==> flow/design.v <==
module counter_1000(clk,rst,clkout,statechange);
input clk,rst;
output clkout;
output [1:0] statechange;
reg clkout;
reg [9:0] flag1;
reg [1:0] statechange;
always @(posedge clk) 
begin   
    if(rst)
        begin
            flag1<=0;
            clkout<=1'b1;
        end
	else if(flag1<500) 
		begin
			flag1<=flag1+1;
			clkout<=1'b1;
		end 
	else if(flag1<1000)
		begin
			flag1<=flag1+1;
			clkout<=1'b0;
        end
    else if(flag1==1000)
        begin
            flag1<=0;
            clkout<=1'b1;
		end
end
always @(posedge clk)
begin 
    if(rst)
        statechange <= 0;
    else if(flag1==1000)
    begin
        if(statechange<3)
            statechange <= statechange + 1;
        else
            statechange <= 0;
    end
end
endmodule
module TrigSignal(clk_1m,rst,trig);
input clk_1m,rst;
output trig;
reg trig;
reg [16:0]flag1;
always @(posedge clk_1m) 
begin   
    if(rst)
        begin
            flag1<=0;
            trig<=1'b0;
        end
	else if(flag1<15) 
		begin
			flag1<=flag1+1;
			trig<=1'b1;
		end 
	else if(flag1<100000)
		begin
			flag1<=flag1+1;
			trig<=1'b0;
        end
    else if(flag1==100000)
        begin
            flag1<=0;
            trig<=1'b0;
		end
end
endmodule 
module PosCounter(clk_1m,rst,echo,dis_count);
input clk_1m,rst,echo;
output [19:0] dis_count;
reg [19:0] dis_count;
reg [19:0] count;
reg [19:0] countfinal;
always@(posedge clk_1m)
begin 
    if(rst)
    begin
        dis_count <= 0;
        count <= 0;
        countfinal <= 0;
    end
    else if(echo == 1'b1)
    begin
        count <= count+1;
        countfinal <= count;
    end
    else 
    begin
        dis_count <= countfinal *120 >> 6;
        count <= 0;
    end
end 
endmodule  
module Showdigit(in,LED_activating_counter,out1,out2);
input [19:0] in;
input [1:0] LED_activating_counter;
output reg [6:0] out1;
output reg [3:0] out2;
reg [3:0] outnumber;
always @(*)
begin
    case(LED_activating_counter)
    2'b00: 
    begin
        out2 = 4'b0111; 
        outnumber = (in / 10000)%10; 
    end
    2'b01: 
    begin
        out2 = 4'b1011; 
        outnumber = (in / 1000)%10; 
    end
    2'b10: 
    begin
        out2 = 4'b1101; 
        outnumber = ((in / 100)%10); 
    end
    2'b11: 
    begin
        out2 = 4'b1110; 
        outnumber = ((in / 10)%10); 
    end
    default: begin out2 = 4'b1111; outnumber = 4'b0000; end
    endcase
end
always@(*)
begin
    case(outnumber)
    4'b0000: out1 = 7'b0000001;  
    4'b0001: out1 = 7'b1001111;  
    4'b0010: out1 = 7'b0010010;  
    4'b0011: out1 = 7'b0000110;  
    4'b0100: out1 = 7'b1001100;  
    4'b0101: out1 = 7'b0100100;  
    4'b0110: out1 = 7'b0100000;  
    4'b0111: out1 = 7'b0001111;  
    4'b1000: out1 = 7'b0000000;  
    4'b1001: out1 = 7'b0000100;  
    default: out1 = 7'b0000001;  
    endcase
end
endmodule  
module Top(clk, rst, Trig, Echo, distance, sel);
input clk, rst, Echo;
output Trig;
output [6:0] distance;
output [3:0] sel;
wire [19:0] dis;
wire [1:0] state;
wire clk_1k;
counter_1000 u3(.clk(clk), .rst(rst), .clkout(clk_1k), .statechange(state));
TrigSignal u1(.clk_1m(clk), .rst(rst), .trig(Trig));
PosCounter u2(.clk_1m(clk), .rst(rst), .echo(Echo), .dis_count(dis));
Showdigit u4(.in(dis),.LED_activating_counter(state),.out1(distance[6:0]),.out2(sel[3:0]));
endmodule  
==> reports on Top <==
Tool chain data of Top. Each step is given for the RTL above and for the edited RTL. "before" refers to lines of the RTL above, "after" to lines of the edited file. "change" is "after" less "before", of the values as shown; "relative change" is that difference over "before", in percent. Cell names lack the library's common part. The mark n/a stands for no value.

Design top: Top. Clock port: clk. Cell library: sky130hd. Timing corner: tt_025C_1v80.

The edit. The edit as a unified diff against the file above. The edited RTL no longer does the same as the RTL above: the edit was made by script, with no optimisation intended.

```diff
@@ -146,9 +146,13 @@
 end
 endmodule  
-module Top(clk, rst, Trig, Echo, distance, sel);
+module Top(clk, rst, Trig, Echo, distance_pin, sel);
 input clk, rst, Echo;
 output Trig;
-output [6:0] distance;
+output [6:0] distance_pin;
 output [3:0] sel;
+wire [6:0] distance;
+reg [6:0] distance_ff;
+always @(posedge clk) distance_ff <= distance;
+assign distance_pin = distance_ff;
 wire [19:0] dis;
 wire [1:0] state;
```

Word-level counts. Counts by Yosys on the flattened word-level netlist (proc, flatten, opt, wreduce; memories kept). Register bits leave out memories and registers merged into their read ports (data or address). Print and check cells are left out. Cells with the same type and inputs are merged into one. Yosys's memory passes give these memory sizes; they may raise the number of words (mostly to a power of two), join words into wider ones and drop unused or constant bits.

Bit counts: bits in registers (before 90, after 90, change 0, relative change 0.00%); bits in read-only memories (before 112, after 112, change 0, relative change 0.00%); clocked read ports x word width (before 0, after 7, change +7); memories (before 1, after 1, change 0, relative change 0.00%); output and inout port bits (before 12, after 12, change 0, relative change 0.00%); elaborated cells (before 48, after 48, change 0, relative change 0.00%).

Memory list: words x width with read and write ports (before 16x7 r1 w0, after 16x7 r1 w0).

Cells by class: add/sub/neg operators (before 4, after 4, change 0, relative change 0.00%); multipliers (before 1, after 1, change 0, relative change 0.00%); divide/modulo/power cells (before 8, after 8, change 0, relative change 0.00%); magnitude comparators (before 5, after 5, change 0, relative change 0.00%); equality and inequality tests (before 5, after 5, change 0, relative change 0.00%); muxes and demuxes (before 12, after 12, change 0, relative change 0.00%); bitwise gates (word level) (before 1, after 1, change 0, relative change 0.00%); reduce/logical cells (before 4, after 4, change 0, relative change 0.00%).

Operators by type and width: modulo 32 x 4 -> 32 bit with constant B (before 4, after 4, change 0, relative change 0.00%); 2-to-1 mux 1 bit (before 3, after 3, change 0, relative change 0.00%); 2-to-1 mux 10 bit (before 3, after 3, change 0, relative change 0.00%); 2-to-1 mux 17 bit (before 3, after 3, change 0, relative change 0.00%); equality test 2 bit with constant B (before 2, after 2, change 0, relative change 0.00%); case mux 4 bit (select 4 bit) (before 2, after 2, change 0, relative change 0.00%); nonzero test 3 bit (before 2, after 2, change 0, relative change 0.00%); adder 10 x 1 -> 10 bit with constant B (before 1, after 1, change 0, relative change 0.00%); adder 17 x 1 -> 17 bit with constant B (before 1, after 1, change 0, relative change 0.00%); adder 2 x 1 -> 2 bit with constant B (before 1, after 1, change 0, relative change 0.00%); adder 20 x 1 -> 20 bit with constant B (before 1, after 1, change 0, relative change 0.00%); divider 20 x 10 -> 32 bit with constant B (before 1, after 1, change 0, relative change 0.00%); divider 20 x 14 -> 32 bit with constant B (before 1, after 1, change 0, relative change 0.00%); divider 20 x 4 -> 32 bit with constant B (before 1, after 1, change 0, relative change 0.00%); divider 20 x 7 -> 32 bit with constant B (before 1, after 1, change 0, relative change 0.00%); equality test 10 bit with constant B (before 1, after 1, change 0, relative change 0.00%); equality test 17 bit with constant B (before 1, after 1, change 0, relative change 0.00%); equality test 2 x 1 -> 1 bit with constant B (before 1, after 1, change 0, relative change 0.00%); logical NOT 2 bit (before 1, after 1, change 0, relative change 0.00%); less-than comparator 10 bit with constant B (before 1, after 1, change 0, relative change 0.00%); less-than comparator 10 x 9 -> 1 bit with constant B (before 1, after 1, change 0, relative change 0.00%); less-than comparator 17 bit with constant B (before 1, after 1, change 0, relative change 0.00%); less-than comparator 17 x 4 -> 1 bit with constant B (before 1, after 1, change 0, relative change 0.00%); less-than comparator 2 bit with constant B (before 1, after 1, change 0, relative change 0.00%); multiplier 20 x 4 -> 23 bit with constant B (before 1, after 1, change 0, relative change 0.00%); 2-to-1 mux 2 bit (before 1, after 1, change 0, relative change 0.00%); inverter 1 bit (before 1, after 1, change 0, relative change 0.00%); OR reduction 2 bit (before 1, after 1, change 0, relative change 0.00%).

Longest topological paths. Yosys ltp: most cells in a row. Word level: on the elaborated netlist, between registers, memories and ports. Mapped: between sequential cells and ports; inverters and the memories' decode and read muxes count.

Depth: word-level depth (before 4, after 4, change 0, relative change 0.00%); ABC_AREA (before 0, after 0); gate-level depth with buffers (before 431, after 414, change -17, relative change -3.94%); mapped depth without buffers (before 408, after 385, change -23, relative change -5.64%).

Synthesis result. Yosys stat after the flow's synthesis: flattened, memories mapped to cells. It holds for the ABC_AREA given above (unset counts as 0); a run with the other value may have another netlist.

Synthesis totals: mapped cells (before 3991, after 3891, change -100, relative change -2.51%); chip area (Yosys) (sq um) (before 27894.3, after 27666.5, change -227.8, relative change -0.82%); mapped flip-flops (before 90, after 97, change +7, relative change +7.78%); buffer cells (before 146, after 149, change +3, relative change +2.05%).

Cell types: nor2_1 (before 491, after 450, change -41, relative change -8.35%); nor3_1 (before 234, after 210, change -24, relative change -10.26%); o211ai_1 (before 54, after 36, change -18, relative change -33.33%); o21ai_0 (before 179, after 164, change -15, relative change -8.38%); and3_1 (before 50, after 35, change -15, relative change -30.00%); nand2_1 (before 324, after 338, change +14, relative change +4.32%); mux2i_1 (before 60, after 74, change +14, relative change +23.33%); o221ai_1 (before 22, after 8, change -14, relative change -63.64%); clkbuf_1 (before 114, after 101, change -13, relative change -11.40%); a21o_1 (before 68, after 55, change -13, relative change -19.12%); a21boi_0 (before 26, after 13, change -13, relative change -50.00%); nor4_1 (before 21, after 33, change +12, relative change +57.14%); inv_1 (before 138, after 127, change -11, relative change -7.97%); o21ai_1 (before 25, after 14, change -11, relative change -44.00%); o211a_1 (before 16, after 5, change -11, relative change -68.75%); or2_2 (before 37, after 47, change +10, relative change +27.03%); a211o_1 (before 22, after 12, change -10, relative change -45.45%); o22ai_1 (before 22, after 12, change -10, relative change -45.45%).

The list need not be complete. The figures by module come from a second, unflattened synthesis with its own total; it is not the netlist above.

Unflattened totals: cell total of the unflattened synthesis (before 4098, after 4058, change -40, relative change -0.98%); area (unflattened synthesis) (sq um) (before 29295.6, after 28942.8, change -352.8, relative change -1.20%).

Rows give one instance, submodules left out.

Modules, before: Showdigit (times used 1, cells 3434, area 23283.6 sq um); PosCounter (times used 1, cells 458, area 4202.8 sq um); TrigSignal (times used 1, cells 129, area 1099.8 sq um); counter_1000 (times used 1, cells 77, area 709.4 sq um); Top (times used 1, cells 0, area 0.0 sq um).

Modules, after: Showdigit (times used 1, cells 3387, area 22790.6 sq um); PosCounter (times used 1, cells 458, area 4202.8 sq um); TrigSignal (times used 1, cells 129, area 1099.8 sq um); counter_1000 (times used 1, cells 77, area 709.4 sq um); Top (times used 1, cells 7, area 140.1 sq um).

Worst setup path after synthesis. Path of least setup slack by OpenSTA after synthesis, without wires, with an ideal clock, recovery checks aside; 20% of the period is set as input and as output delay. Where synthesis merged equal registers, the netlist keeps one of their names.

Path after synthesis: path type (before reg2out, after reg2out); start point (before register u3.statechange[0], after register u3.statechange[0]); end point (before output distance[2], after output sel[3]); period (ps) (before 1000000, after 1000000, change 0, relative change 0.00%); external output delay (ps) (before 200000, after 200000, change 0, relative change 0.00%); launch time at the first pin (ps) (before 0, after 0, change 0); data arrival time (ps) (before 80856, after 2082, change -78774, relative change -97.43%); slack (ps) (before 719144, after 797918, change +78774); path delay (ps) (before 80856, after 2082, change -78774, relative change -97.43%); driving pins on the path (before 415, after 4, change -411, relative change -99.04%); buffers on the path (before 35, after 0, change -35, relative change -100.00%); synthesis period reached (ps) (before 280856, after 202082, change -78774, relative change -28.05%).

"path delay" = arrival - input delay + setup time. At an output port there is no setup time. "driving pins on the path": output pins that drive a net of the path, with the launching flip-flop's if there is one; two outputs of one cell count as two. "synthesis period reached" is the clock period less the worst setup slack; recovery checks do not enter. This is arithmetic on one report: input and output delays are still those of the set period (20% each). The rows between start and end are the longest chain of elaborated cells between them; the timing report does not say that the signal goes this way. Where chains are equally long, one stands for them. A line is the first line of the expression or statement that the cell stems from. Yosys adds cells for indexed reads and writes and turns some case tables into memories. A register here has more assigning lines than the two given.

Between the ends, after synthesis, before:
Cell sequence: dfxtp_1 > inv_1 > ha_1 > clkbuf_1 > inv_1 > nand2_1 > ha_1 > and4b_1 > nand4_1 > o21a_1 > nand2_1 > nand2_1 > ha_1 > and3_1 > nand4_1 > o21ai_1 > clkbuf_1 > mux2_2 > [379 not listed] > o21ai_0 > nand2b_1 > a21oi_1 > nor2b_1 > o21ai_0 > nand2b_1 > a21oi_1 > nor2b_1 > o21ai_0 > nand2b_1 > a21oi_1 > nand2_1 > o211ai_1 > a31o_2 > inv_1 > ha_1 > nand4bb_1 > o221ai_1. Elaborated cells on any way between the ends: 6. The figure for RTL lines with such cells is 2.

RTL lines, path after synthesis, before: start: declaration (RTL line 4) `output [1:0] statechange;`; start: assignment (RTL line 34) `statechange <= 0;`; start: assignment (RTL line 38) `statechange <= statechange + 1;`; end: declaration (RTL line 151) `output [6:0] distance;`.

before: Chain of elaborated cells between the ends: none given.

Between the ends, after synthesis, after:
Cell sequence: dfxtp_1 > inv_1 > ha_1 > inv_1. For length of the longest elaborated chain the number is 2. Elaborated cells on any way between the ends: 5. The figure for RTL lines with such cells is 1.

RTL lines, path after synthesis, after: start: declaration (RTL line 4) `output [1:0] statechange;`; start: assignment (RTL line 34) `statechange <= 0;`; start: assignment (RTL line 38) `statechange <= statechange + 1;`; equality test 2 bit (RTL line 107) `case(LED_activating_counter)`; case mux 4 bit (select 4 bit) (RTL line 107); end: declaration (RTL line 152) `output [3:0] sel;`.

Path in the finished layout. From the final timing report of the runs of pair 1: the path of least setup slack in the routed layout; clock arrival at registers is part of the times. The path's times are printed in steps of 10 ps; the period is the one set.

Path after layout: path type (before reg2out, after reg2reg); start point (before register u3.statechange[0], after register u3.statechange[0]); end point (before output distance[2], after register distance_ff[0]); period (ps) (before 293000, after 293000, change 0, relative change 0.00%); external output delay (ps) (before 58600); setup time (ps) (after 140); launch time at the first pin (ps) (before 350, after 350, change 0, relative change 0.00%); data arrival time (ps) (before 90520, after 86120, change -4400, relative change -4.86%); slack (ps) (before 143880, after 207080, change +63200); driving pins on the path (before 377, after 359, change -18, relative change -4.77%); buffers on the path (before 3, after 3, change 0, relative change 0.00%).

A register here has more assigning lines than the two given.

Between the ends, after layout, before:
Cell sequence: dfxtp_1 > inv_1 > ha_2 > buf_4 > clkinv_1 > ha_1 > o21ai_0 > nor2_1 > ha_1 > and4b_1 > nand4_1 > o21ai_0 > nand2_1 > nand2_1 > ha_1 > and3_1 > nand4_1 > o21ai_1 > [341 not listed] > a21oi_1 > o41a_2 > or4b_1 > or4_1 > nor3b_1 > xnor2_1 > ha_1 > nor2_1 > nand4_1 > a311o_1 > or4_1 > a2111oi_0 > a31o_2 > inv_1 > ha_1 > nand4bb_1 > o221ai_1 > clkdlybuf4s50_1. Elaborated cells on any way between the ends: 6. The figure for RTL lines with such cells is 2.

RTL lines, path after layout, before: start: declaration (RTL line 4) `output [1:0] statechange;`; start: assignment (RTL line 34) `statechange <= 0;`; start: assignment (RTL line 38) `statechange <= statechange + 1;`; end: declaration (RTL line 151) `output [6:0] distance;`.

before: Chain of elaborated cells between the ends: none given.

Between the ends, after layout, after:
Cell sequence: dfxtp_1 > inv_1 > ha_4 > clkinv_1 > buf_4 > ha_1 > o21ai_1 > nor2_1 > ha_1 > o21ai_0 > nand2_1 > nor3_1 > ha_1 > a21oi_1 > a21o_1 > a211oi_1 > a21o_1 > ha_1 > [323 not listed] > inv_1 > a21oi_1 > nand2b_1 > nand4_4 > nand2_1 > xnor2_1 > ha_1 > or2_2 > a221oi_1 > nand4b_1 > a311o_1 > nor4b_1 > o21ai_0 > o31ai_4 > inv_2 > ha_1 > mux2i_1 > a21oi_1. Elaborated cells on any way between the ends: 5. The figure for RTL lines with such cells is 1.

RTL lines, path after layout, after: start: declaration (RTL line 4) `output [1:0] statechange;`; start: assignment (RTL line 34) `statechange <= 0;`; start: assignment (RTL line 38) `statechange <= statechange + 1;`; end: declaration (RTL line 154) `reg [6:0] distance_ff;`.

after: Chain of elaborated cells between the ends: none given.

Flow runs. Both versions went through the flow (Yosys, OpenROAD) with the same settings in each pair. Constraints: input delay and output delay 20% of the set period each, output load 0.01 pF.

Settings, pair 1:
The entry for CORE_UTILIZATION reads 40. The entry for PLACE_DENSITY reads 0.6. period_ns: 293.0. The entry for CAP_MARGIN reads 20. CORE_MARGIN: 2. The figure for SLEW_MARGIN is 20.

Results, pair 1: synthesized cell area (sq um) (before 27894.3, after 27666.5, change -227.8, relative change -0.82%); full die area (sq um) (before 71864.2, after 71286.3, change -577.9, relative change -0.80%); standard-cell area of the final layout (sq um) (before 29203.0, after 28902.7, change -300.3, relative change -1.03%); lowest setup slack (ps) (before 143882, after 207078, change +63196); total negative slack (ps) (before 0, after 0, change 0); smallest hold slack (ps) (before 467, after 468, change +1); overall power (uW) (before 26.6, after 26.9, change +0.3, relative change +1.13%); clock period achieved (ps) (before 149118, after 85922, change -63196, relative change -42.38%).

Settings, pair 2:
For ABC_AREA the number is 0. The entry for CAP_MARGIN reads 35. CORE_MARGIN: 6. The entry for CORE_UTILIZATION reads 52. For CTS_CLUSTER_DIAMETER the number is 47. Under GPL_ROUTABILITY_DRIVEN stands 1. For PLACE_DENSITY_LB_ADDON the number is 0.29. Under SETUP_SLACK_MARGIN stands 5.0. period_ns: 188.0. The figure for SLEW_MARGIN is 20.

Results, pair 2: synthesized cell area (sq um) (before 27894.3, after 27666.5, change -227.8, relative change -0.82%); full die area (sq um) (before 59345.8, after 58883.9, change -461.9, relative change -0.78%); standard-cell area of the final layout (sq um) (before 28899.0, after 28614.9, change -284.1, relative change -0.98%); lowest setup slack (ps) (before 59671, after 102442, change +42771); total negative slack (ps) (before 0, after 0, change 0); smallest hold slack (ps) (before 460, after 467, change +7); overall power (uW) (before 40.6, after 43.4, change +2.8, relative change +6.90%); clock period achieved (ps) (before 128329, after 85558, change -42771, relative change -33.33%).

"clock period achieved" is the run's clock period less its worst setup slack. It is reckoned from that one timing run; input and output delays stay at 20% of the period that was set. "overall power" is the tool's figure for a default switching activity; nothing was simulated.
